==> flow/design.v <==
module mult(input [3:0] a, input [3:0] b, output reg [8:0] c
    );
always@(*)
c= a*b;
endmodule
module ad(input [8:0] a1, input [8:0] b1, output reg [9:0] c1
    );
always@(*)
c1= a1+b1;
endmodule
module ad2(input [8:0] a2, input [9:0] b2, output reg [10:0] c2
    );
always@(*)
c2= a2+b2;
endmodule
module ad3(input [8:0] a3, input [10:0] b3, output reg [11:0] c3
    );
always@(*)
c3= a3+b3;
endmodule
`timescale 1ns / 1ps
module mem_ram (input clk, wren, 
                input [3:0] d11,input [3:0] d12,input [3:0] d13,input [3:0] d14,input [3:0] d15,input [3:0] d16,input [3:0] d17,input [3:0]d18,
					 input [3:0] d21,input [3:0] d22,input [3:0] d23,input [3:0] d24,input [3:0] d25,input [3:0] d26,input [3:0] d27,input [3:0]d28,
					 input [3:0] d31,input [3:0] d32,input [3:0] d33,input [3:0] d34,input [3:0] d35,input [3:0] d36,input [3:0] d37,input [3:0]d38,
					 input [3:0] d41,input [3:0] d42,input [3:0] d43,input [3:0] d44,input [3:0] d45,input [3:0] d46,input [3:0] d47,input [3:0]d48,
					 input [3:0] r1,input [3:0] r2,
					 input [3:0] r3,input [3:0] r4,
					 output [11:0] w_sum11,
					 output [11:0] w_sum12,
					 output [11:0] w_sum13,
					 output [11:0] w_sum14,
					 output [11:0] w_sum15,
					 output [11:0] w_sum16,
					 output [11:0] w_sum17,
					 output [11:0] w_sum18
					 );
  reg [31:0] mem [3:0];  
  wire [8:0] p11, p21,p31,p41;
  wire [8:0] p12, p22,p32,p42;
  wire [8:0] p13, p23,p33,p43;
  wire [8:0] p14, p24,p34,p44;
  wire [8:0] p15, p25,p35,p45;
  wire [8:0] p16, p26,p36,p46;
  wire [8:0] p17, p27,p37,p47;
  wire [8:0] p18, p28,p38,p48;
wire [9:0] s11,s12,s13,s14,s15,s16,s17,s18;
wire [10:0] s21,s22,s23,s24,s25,s26,s27,s28;
wire [11:0] s31,s32,s33,s34,s35,s36,s37,s38;
  always @(posedge clk) 
      begin
            if (wren) begin
                mem[0][31-:4]<=d11;
					 mem[0][27-:4] <=d12;
					 mem[0][23-:4]<=d13;
					 mem[0][19-:4]<=d14;
					 mem[0][15-:4]<=d15;
					 mem[0][11-:4]<=d16;
					 mem[0][7-:4]<=d17;
					 mem[0][3-:4]<=d18;
					 mem[1][31-:4]<=d21;
					 mem[1][27-:4] <=d22;
					 mem[1][23-:4]<=d23;
					 mem[1][19-:4]<=d24;
					 mem[1][15-:4]<=d25;
					 mem[1][11-:4]<=d26;
					 mem[1][7-:4]<=d27;
					 mem[1][3-:4]<=d28;
					 mem[2][31-:4]<=d31;
					 mem[2][27-:4] <=d32;
					 mem[2][23-:4]<=d33;
					 mem[2][19-:4]<=d34;
					 mem[2][15-:4]<=d35;
					 mem[2][11-:4]<=d36;
					 mem[2][7-:4]<=d37;
					 mem[2][3-:4]<=d38;
					 mem[3][31-:4]<=d41;
					 mem[3][27-:4] <=d42;
					 mem[3][23-:4]<=d43;
					 mem[3][19-:4]<=d44;
					 mem[3][15-:4]<=d45;
					 mem[3][11-:4]<=d46;
					 mem[3][7-:4]<=d47;
					 mem[3][3-:4]<=d48;
            end
		end		 
generate
   mult m11(.a(r1),
				.b(mem[0][31-:4]),
				.c(p11) 
				);
	mult m21(
	         .a(r2),
				.b(mem[1][31-:4]),
				.c(p21)
	         );		
   mult m31(
	         .a(r3),
				.b(mem[2][31-:4]),
				.c(p31)
	         );		
   mult m41(
	         .a(r4),
				.b(mem[3][31-:4]), 
				.c(p41)
	         );	
  ad add11 ( 
            .a1(p11),
				.b1(p21),
				.c1(s11)
           );  
  ad2 add21 (
            .b2(s11),
				.a2(p31),
				.c2(s21)
          );
  ad3 add31 (
             .b3(s21),
				 .a3(p41),
				 .c3(s31)
				 );
    mult m12(.a(r1),
				.b(mem[0][27-:4]),
				.c(p12)
				);
	mult m22(
	         .a(r2),
				.b(mem[1][27-:4]),
				.c(p22)
	         );		
   mult m32(
	         .a(r3),
				.b(mem[2][27-:4]),
				.c(p32)
	         );		
   mult m42(
	         .a(r4),
				.b(mem[3][27-:4]), 
				.c(p42)
	         );	
  ad add12 ( 
            .a1(p12),
				.b1(p22),
				.c1(s12)
           );  
  ad2 add22 (
            .b2(s12),
				.a2(p32),
				.c2(s22)
          );
  ad3 add32 (
             .b3(s22),
				 .a3(p42),
				 .c3(s32)
				 );
   mult m13(.a(r1),
				.b(mem[0][23-:4]),
				.c(p13)
				);
	mult m23(
	         .a(r2),
				.b(mem[1][23-:4]),
				.c(p23)
	         );		
   mult m33(
	         .a(r3),
				.b(mem[2][23-:4]),
				.c(p33)
	         );		
   mult m43(
	         .a(r4),
				.b(mem[3][23-:4]), 
				.c(p43)
	         );	
  ad add13 ( 
            .a1(p13),
				.b1(p23),
				.c1(s13)
           );  
  ad2 add23 (
            .b2(s13),
				.a2(p33),
				.c2(s23)
          );
  ad3 add33 (
             .b3(s23),
				 .a3(p43),
				 .c3(s33)
				 );
  mult m14(.a(r1),
				.b(mem[0][19-:4]),
				.c(p14)
				);
	mult m24(
	         .a(r2),
				.b(mem[1][19-:4]),
				.c(p24)
	         );		
   mult m34(
	         .a(r3),
				.b(mem[2][19-:4]),
				.c(p34)
	         );		
   mult m44(
	         .a(r4),
				.b(mem[3][19-:4]), 
				.c(p44)
	         );	
  ad add14 ( 
            .a1(p14),
				.b1(p24),
				.c1(s14)
           );  
  ad2 add24 (
            .b2(s14),
				.a2(p34),
				.c2(s24)
          );
  ad3 add34 (
             .b3(s24),
				 .a3(p44),
				 .c3(s34)
				 );
  mult m15(.a(r1),
				.b(mem[0][15-:4]),
				.c(p15)
				);
	mult m25(
	         .a(r2),
				.b(mem[1][15-:4]),
				.c(p25)
	         );		
   mult m35(
	         .a(r3),
				.b(mem[2][15-:4]),
				.c(p35)
	         );		
   mult m45(
	         .a(r4),
				.b(mem[3][15-:4]), 
				.c(p45)
	         );	
  ad add15 ( 
            .a1(p15),
				.b1(p25),
				.c1(s15)
           );  
  ad2 add25 (
            .b2(s15),
				.a2(p35),
				.c2(s25)
          );
  ad3 add35 (
             .b3(s25),
				 .a3(p45),
				 .c3(s35)
				 );
   mult m16(.a(r1),
				.b(mem[0][11-:4]),
				.c(p16)
				);
	mult m26(
	         .a(r2),
				.b(mem[1][11-:4]),
				.c(p26)
	         );		
   mult m36(
	         .a(r3),
				.b(mem[2][11-:4]),
				.c(p36)
	         );		
   mult m46(
	         .a(r4),
				.b(mem[3][11-:4]), 
				.c(p46)
	         );	
  ad add16 ( 
            .a1(p16),
				.b1(p26),
				.c1(s16)
           );  
  ad2 add26 (
            .b2(s16),
				.a2(p36),
				.c2(s26)
          );
  ad3 add36 (
             .b3(s26),
				 .a3(p46),
				 .c3(s36)
				 );
   mult m17(.a(r1),
				.b(mem[0][7-:4]),
				.c(p17)
				);
	mult m27(
	         .a(r2),
				.b(mem[1][7-:4]),
				.c(p27)
	         );		
   mult m37(
	         .a(r3),
				.b(mem[2][7-:4]),
				.c(p37)
	         );		
   mult m47(
	         .a(r4),
				.b(mem[3][7-:4]), 
				.c(p47)
	         );	
  ad add17 ( 
            .a1(p17),
				.b1(p27),
				.c1(s17)
           );  
  ad2 add27 (
            .b2(s17),
				.a2(p37),
				.c2(s27)
          );
  ad3 add37 (
             .b3(s27),
				 .a3(p47),
				 .c3(s37)
				 );
  mult m18(.a(r1),
				.b(mem[0][3-:4]),
				.c(p18)
				);
	mult m28(
	         .a(r2),
				.b(mem[1][3-:4]),
				.c(p28)
	         );		
   mult m38(
	         .a(r3),
				.b(mem[2][3-:4]),
				.c(p38)
	         );		
   mult m48(
	         .a(r4),
				.b(mem[3][3-:4]), 
				.c(p48)
	         );	
  ad add18 ( 
            .a1(p18),
				.b1(p28),
				.c1(s18)
           );  
  ad2 add28 (
            .b2(s18),
				.a2(p38),
				.c2(s28)
          );
  ad3 add38 (
             .b3(s28),
				 .a3(p48),
				 .c3(s38)
				 );
assign w_sum11 =s31;
assign w_sum12 =s32;
assign w_sum13 =s33;
assign w_sum14 =s34;
assign w_sum15 =s35;
assign w_sum16 =s36;
assign w_sum17 =s37;
assign w_sum18 =s38;
endgenerate
endmodule
---- From RTL to reports: mem_ram ----
The steps from the RTL of mem_ram to its reports follow in flow order.
Line numbers count from 1 in the design file above.
Cell names lack the library's common part.
A cell with - has no value.
design
  top module .............................. mem_ram
  clock port .............................. clk
  cell library ............................ sky130hd
  library corner .......................... tt_025C_1v80

---- Word-level counts ----
Source: Yosys, flattened and elaborated. Widths are those after wreduce; folded enables and synchronous resets count as part of the registers. Registers that Yosys merges into a memory's read port (data or address) are not register bits. Print and check cells do not count. Equal cells are merged and count once.
storage and ports
  input bits .............................. 146
  bits in registers ....................... 128
cells by class
  add/subtract/negate cells ............... 24
  multipliers ............................. 32
operator list
  operator                                     number
  4-bit by 4-bit multiplier with 8-bit output  32
  8-bit by 10-bit adder with 11-bit output     8
  8-bit by 9-bit adder with 10-bit output      8
  8-bit by 8-bit adder with 9-bit output       8

---- Depth ----
Longest topological path by Yosys (ltp), each cell counted once; first at word level (registers and memories cut), then after technology mapping (sequential cells cut; the memories' decode and read muxes count).
depth
  depth after elaboration ................. 4
  ABC_AREA ................................ 1
  depth in mapped cells ................... 22
  gate-level depth less buffers ........... 21

---- After synthesis ----
Source: synth_stat.txt of the flow (Yosys; design flattened, memories mapped). It holds for the ABC_AREA given above (unset counts as 0); a run with the other value may have another netlist.
cells by type
  cell      number  total area (um^2)
  fa_1      384     7.69E+03
  edfxtp_1  128     3.84E+03
  inv_1     980     3.68E+03
  ha_1      288     3.6E+03
  nand2_1   700     2627.52
  buf_2     48      240.23
  nand3_1   32      160.154
  xor2_1    15      131.376
  a21oi_1   20      100.096
  nand3b_4  4       80.077
  xnor2_1   9       78.826
  nor2_1    18      67.565
  buf_4     8       60.058
  nand3_2   6       60.058
  nand3b_1  6       45.043
  or2_4     5       43.792
  and2_1    5       31.28
  o21ai_0   5       25.024
Not listed: further types 4, cells in them 7.
synthesis totals
  mapped cells ............................ 2668
  synthesis area .......................... 22607.9 um^2
  flip-flop cells ......................... 128

---- Path before layout ----
Source: OpenSTA report_checks on the synthesized netlist (no wires, ideal clock, input and output delay 20% of the period each), path of least setup slack; recovery checks are left aside. Register names are those of the netlist, which keeps one name where synthesis merged equal registers.
path post-synthesis
  path type ............................... input-to-output
  start point ............................. in r3[3]
  end point ............................... out w_sum13[5]
  path delay .............................. 4168 ps
  data arrival time ....................... 6168 ps
  required time ........................... 8000 ps
  output delay ............................ 2000 ps
  clock period ............................ 10000 ps
  slack ................................... 1832 ps
  time at the first pin ................... 2000 ps
  stages on the path ...................... 17
  synthesis period reached ................ 8168 ps
"path delay" = arrival - input delay + setup time.
A path that ends at an output port has no setup time.
"stages on the path" counts driving pins, that of a launching flip-flop among them; a cell with two outputs on the path counts twice.
"synthesis period reached" = period - worst setup slack (recovery checks aside). The figure is calculated, with input and output delays left at 20% of the set period.
Between the ends stands the longest chain of elaborated cells between them, by number of cells; it is not shown to be the way that was timed. Of several equally long chains one is given.
A line is the first line of the expression or statement that the cell stems from. Yosys adds cells for indexed reads and writes and turns some case tables into memories.
on the way, post-synthesis
  cells stage by stage .................... buf_2 > nand2_1 > inv_1 > fa_1 > inv_1 > fa_1 > inv_1 > fa_1 > fa_1 > inv_1 > fa_1 > fa_1 > inv_1 > ha_1 > or2_4 > nand2_1 > xor2_1
  length of the longest elaborated chain .. 3
  elaborated cells on any way between the ends .. 3
  RTL lines with such cells ............... 3
  those cells by class .................... add/sub: 2; mul: 1
RTL lines, path post-synthesis
  item                                         line  source
  from (decl)                                  28    input [3:0] r3,input [3:0] r4,
  4-bit by 4-bit multiplier with 8-bit output  4     c= a*b;
  8-bit by 9-bit adder with 10-bit output      14    c2= a2+b2;
  8-bit by 10-bit adder with 11-bit output     19    c3= a3+b3;
  to (decl)                                    31    output [11:0] w_sum13,

---- Worst path after layout ----
From the final timing report of stored run 1: the path of least setup slack in the routed layout; clock arrival at registers is part of the times.
The path's times are printed in steps of 10 ps; the period is the one set.
path post-layout
  path type ............................... input-to-output
  start point ............................. in r3[3]
  end point ............................... out w_sum14[7]
  stages on the path ...................... 23
  time at the first pin ................... 1330 ps
  required time ........................... 5330 ps
  output delay ............................ 1330 ps
  clock period ............................ 6660 ps
  data arrival time ....................... 5740 ps
  slack ................................... -410 ps
Between the ends stands the longest chain of elaborated cells between them, by number of cells; it is not shown to be the way that was timed. Of several equally long chains one is given.
on the way, post-layout
  cells stage by stage .................... buf_12 > buf_12 > buf_12 > buf_6 > nand2_2 > inv_1 > ha_1 > inv_1 > fa_1 > inv_2 > fa_1 > fa_2 > fa_1 > inv_1 > fa_1 > inv_2 > ha_4 > or2_4 > nand3b_1 > nand2_1 > nand2_1 > nand2_2 > buf_6
  length of the longest elaborated chain .. 3
  elaborated cells on any way between the ends .. 3
  RTL lines with such cells ............... 3
  those cells by class .................... add/sub: 2; mul: 1
RTL lines, path post-layout
  item                                         line  source
  from (decl)                                  28    input [3:0] r3,input [3:0] r4,
  4-bit by 4-bit multiplier with 8-bit output  4     c= a*b;
  8-bit by 9-bit adder with 10-bit output      14    c2= a2+b2;
  8-bit by 10-bit adder with 11-bit output     19    c3= a3+b3;
  to (decl)                                    32    output [11:0] w_sum14,

Ticket comment

Top module mem_ram; platform sky130hd; tools Yosys and OpenROAD; 3 stored runs in no particular order. Input and output delays are each 20% of the period that was set; the output load is 0.01 pF.
"period reached" means the clock period less the worst setup slack. The figure is calculated, with input and output delays left at 20% of the set period.
"worst setup path time" = time allowed to the worst setup path (clock period - input delay - output delay, where it has them) - its slack; a late launch clock adds to it, a late capture clock takes from it.
"worst setup path time" is known to 10 ps.

---- stored run 1 ----
settings
  ABC_AREA = 1
  CORE_MARGIN = 10
  CTS_CLUSTER_DIAMETER = 51
  HOLD_SLACK_MARGIN = 0.2
  MIN_ROUTING_LAYER = met1
  TNS_END_PERCENT = 85
  period_ns = 6.66
  CAP_MARGIN = 20
  CORE_UTILIZATION = 40
  SLEW_MARGIN = 20
results
  final utilization ....................... 53.9 %
  standard-cell area after layout ......... 30279.0 um^2
  area of the synthesized netlist ......... 22607.9 um^2
  worst-case hold slack ................... 1387 ps
  period reached .......................... 7068 ps
  worst setup path time ................... 4400 ps
  kind of the worst setup path ............ input-to-output
  worst setup slack after layout .......... -408 ps
  overall die area ........................ 66429.9 um^2
  setup total negative slack .............. -16986 ps

---- stored run 2 ----
settings
  CELL_PAD_IN_SITES_DETAIL_PLACEMENT = 2
  CORE_ASPECT_RATIO = 0.98
  CORE_MARGIN = 10
  CORE_UTILIZATION = 33
  CTS_CLUSTER_DIAMETER = 367
  MAX_ROUTING_LAYER = met5
  PLACE_DENSITY_LB_ADDON = 0.08
  SETUP_SLACK_MARGIN = 1.29
  SLEW_MARGIN = 30
  period_ns = 7.22
  CAP_MARGIN = 20
results
  setup total negative slack .............. -16029 ps
  area of the synthesized netlist ......... 21848.5 um^2
  worst setup slack after layout .......... -501 ps
  worst-case hold slack ................... 1497 ps
  final utilization ....................... 46.8 %
  worst setup path time ................... 4830 ps
  kind of the worst setup path ............ input-to-output
  period reached .......................... 7721 ps
  standard-cell area after layout ......... 30710.7 um^2
  overall die area ........................ 76899.6 um^2

---- stored run 3 ----
settings
  CORE_UTILIZATION = 56
  CTS_CLUSTER_DIAMETER = 110
  CTS_CLUSTER_SIZE = 33
  GPL_TIMING_DRIVEN = 0
  MIN_ROUTING_LAYER = met1
  PLACE_DENSITY = 0.93
  SETUP_SLACK_MARGIN = 1.15
  TNS_END_PERCENT = 5
  period_ns = 7.25
  CAP_MARGIN = 20
  CORE_MARGIN = 2
  SLEW_MARGIN = 20
results
  worst setup slack after layout .......... -578 ps
  worst setup path time ................... 4930 ps
  kind of the worst setup path ............ input-to-output
  area of the synthesized netlist ......... 21848.5 um^2
  standard-cell area after layout ......... 27790.4 um^2
  worst-case hold slack ................... 1401 ps
  final utilization ....................... 72.1 %
  overall die area ........................ 40610.3 um^2
  period reached .......................... 7828 ps
  setup total negative slack .............. -17306 ps
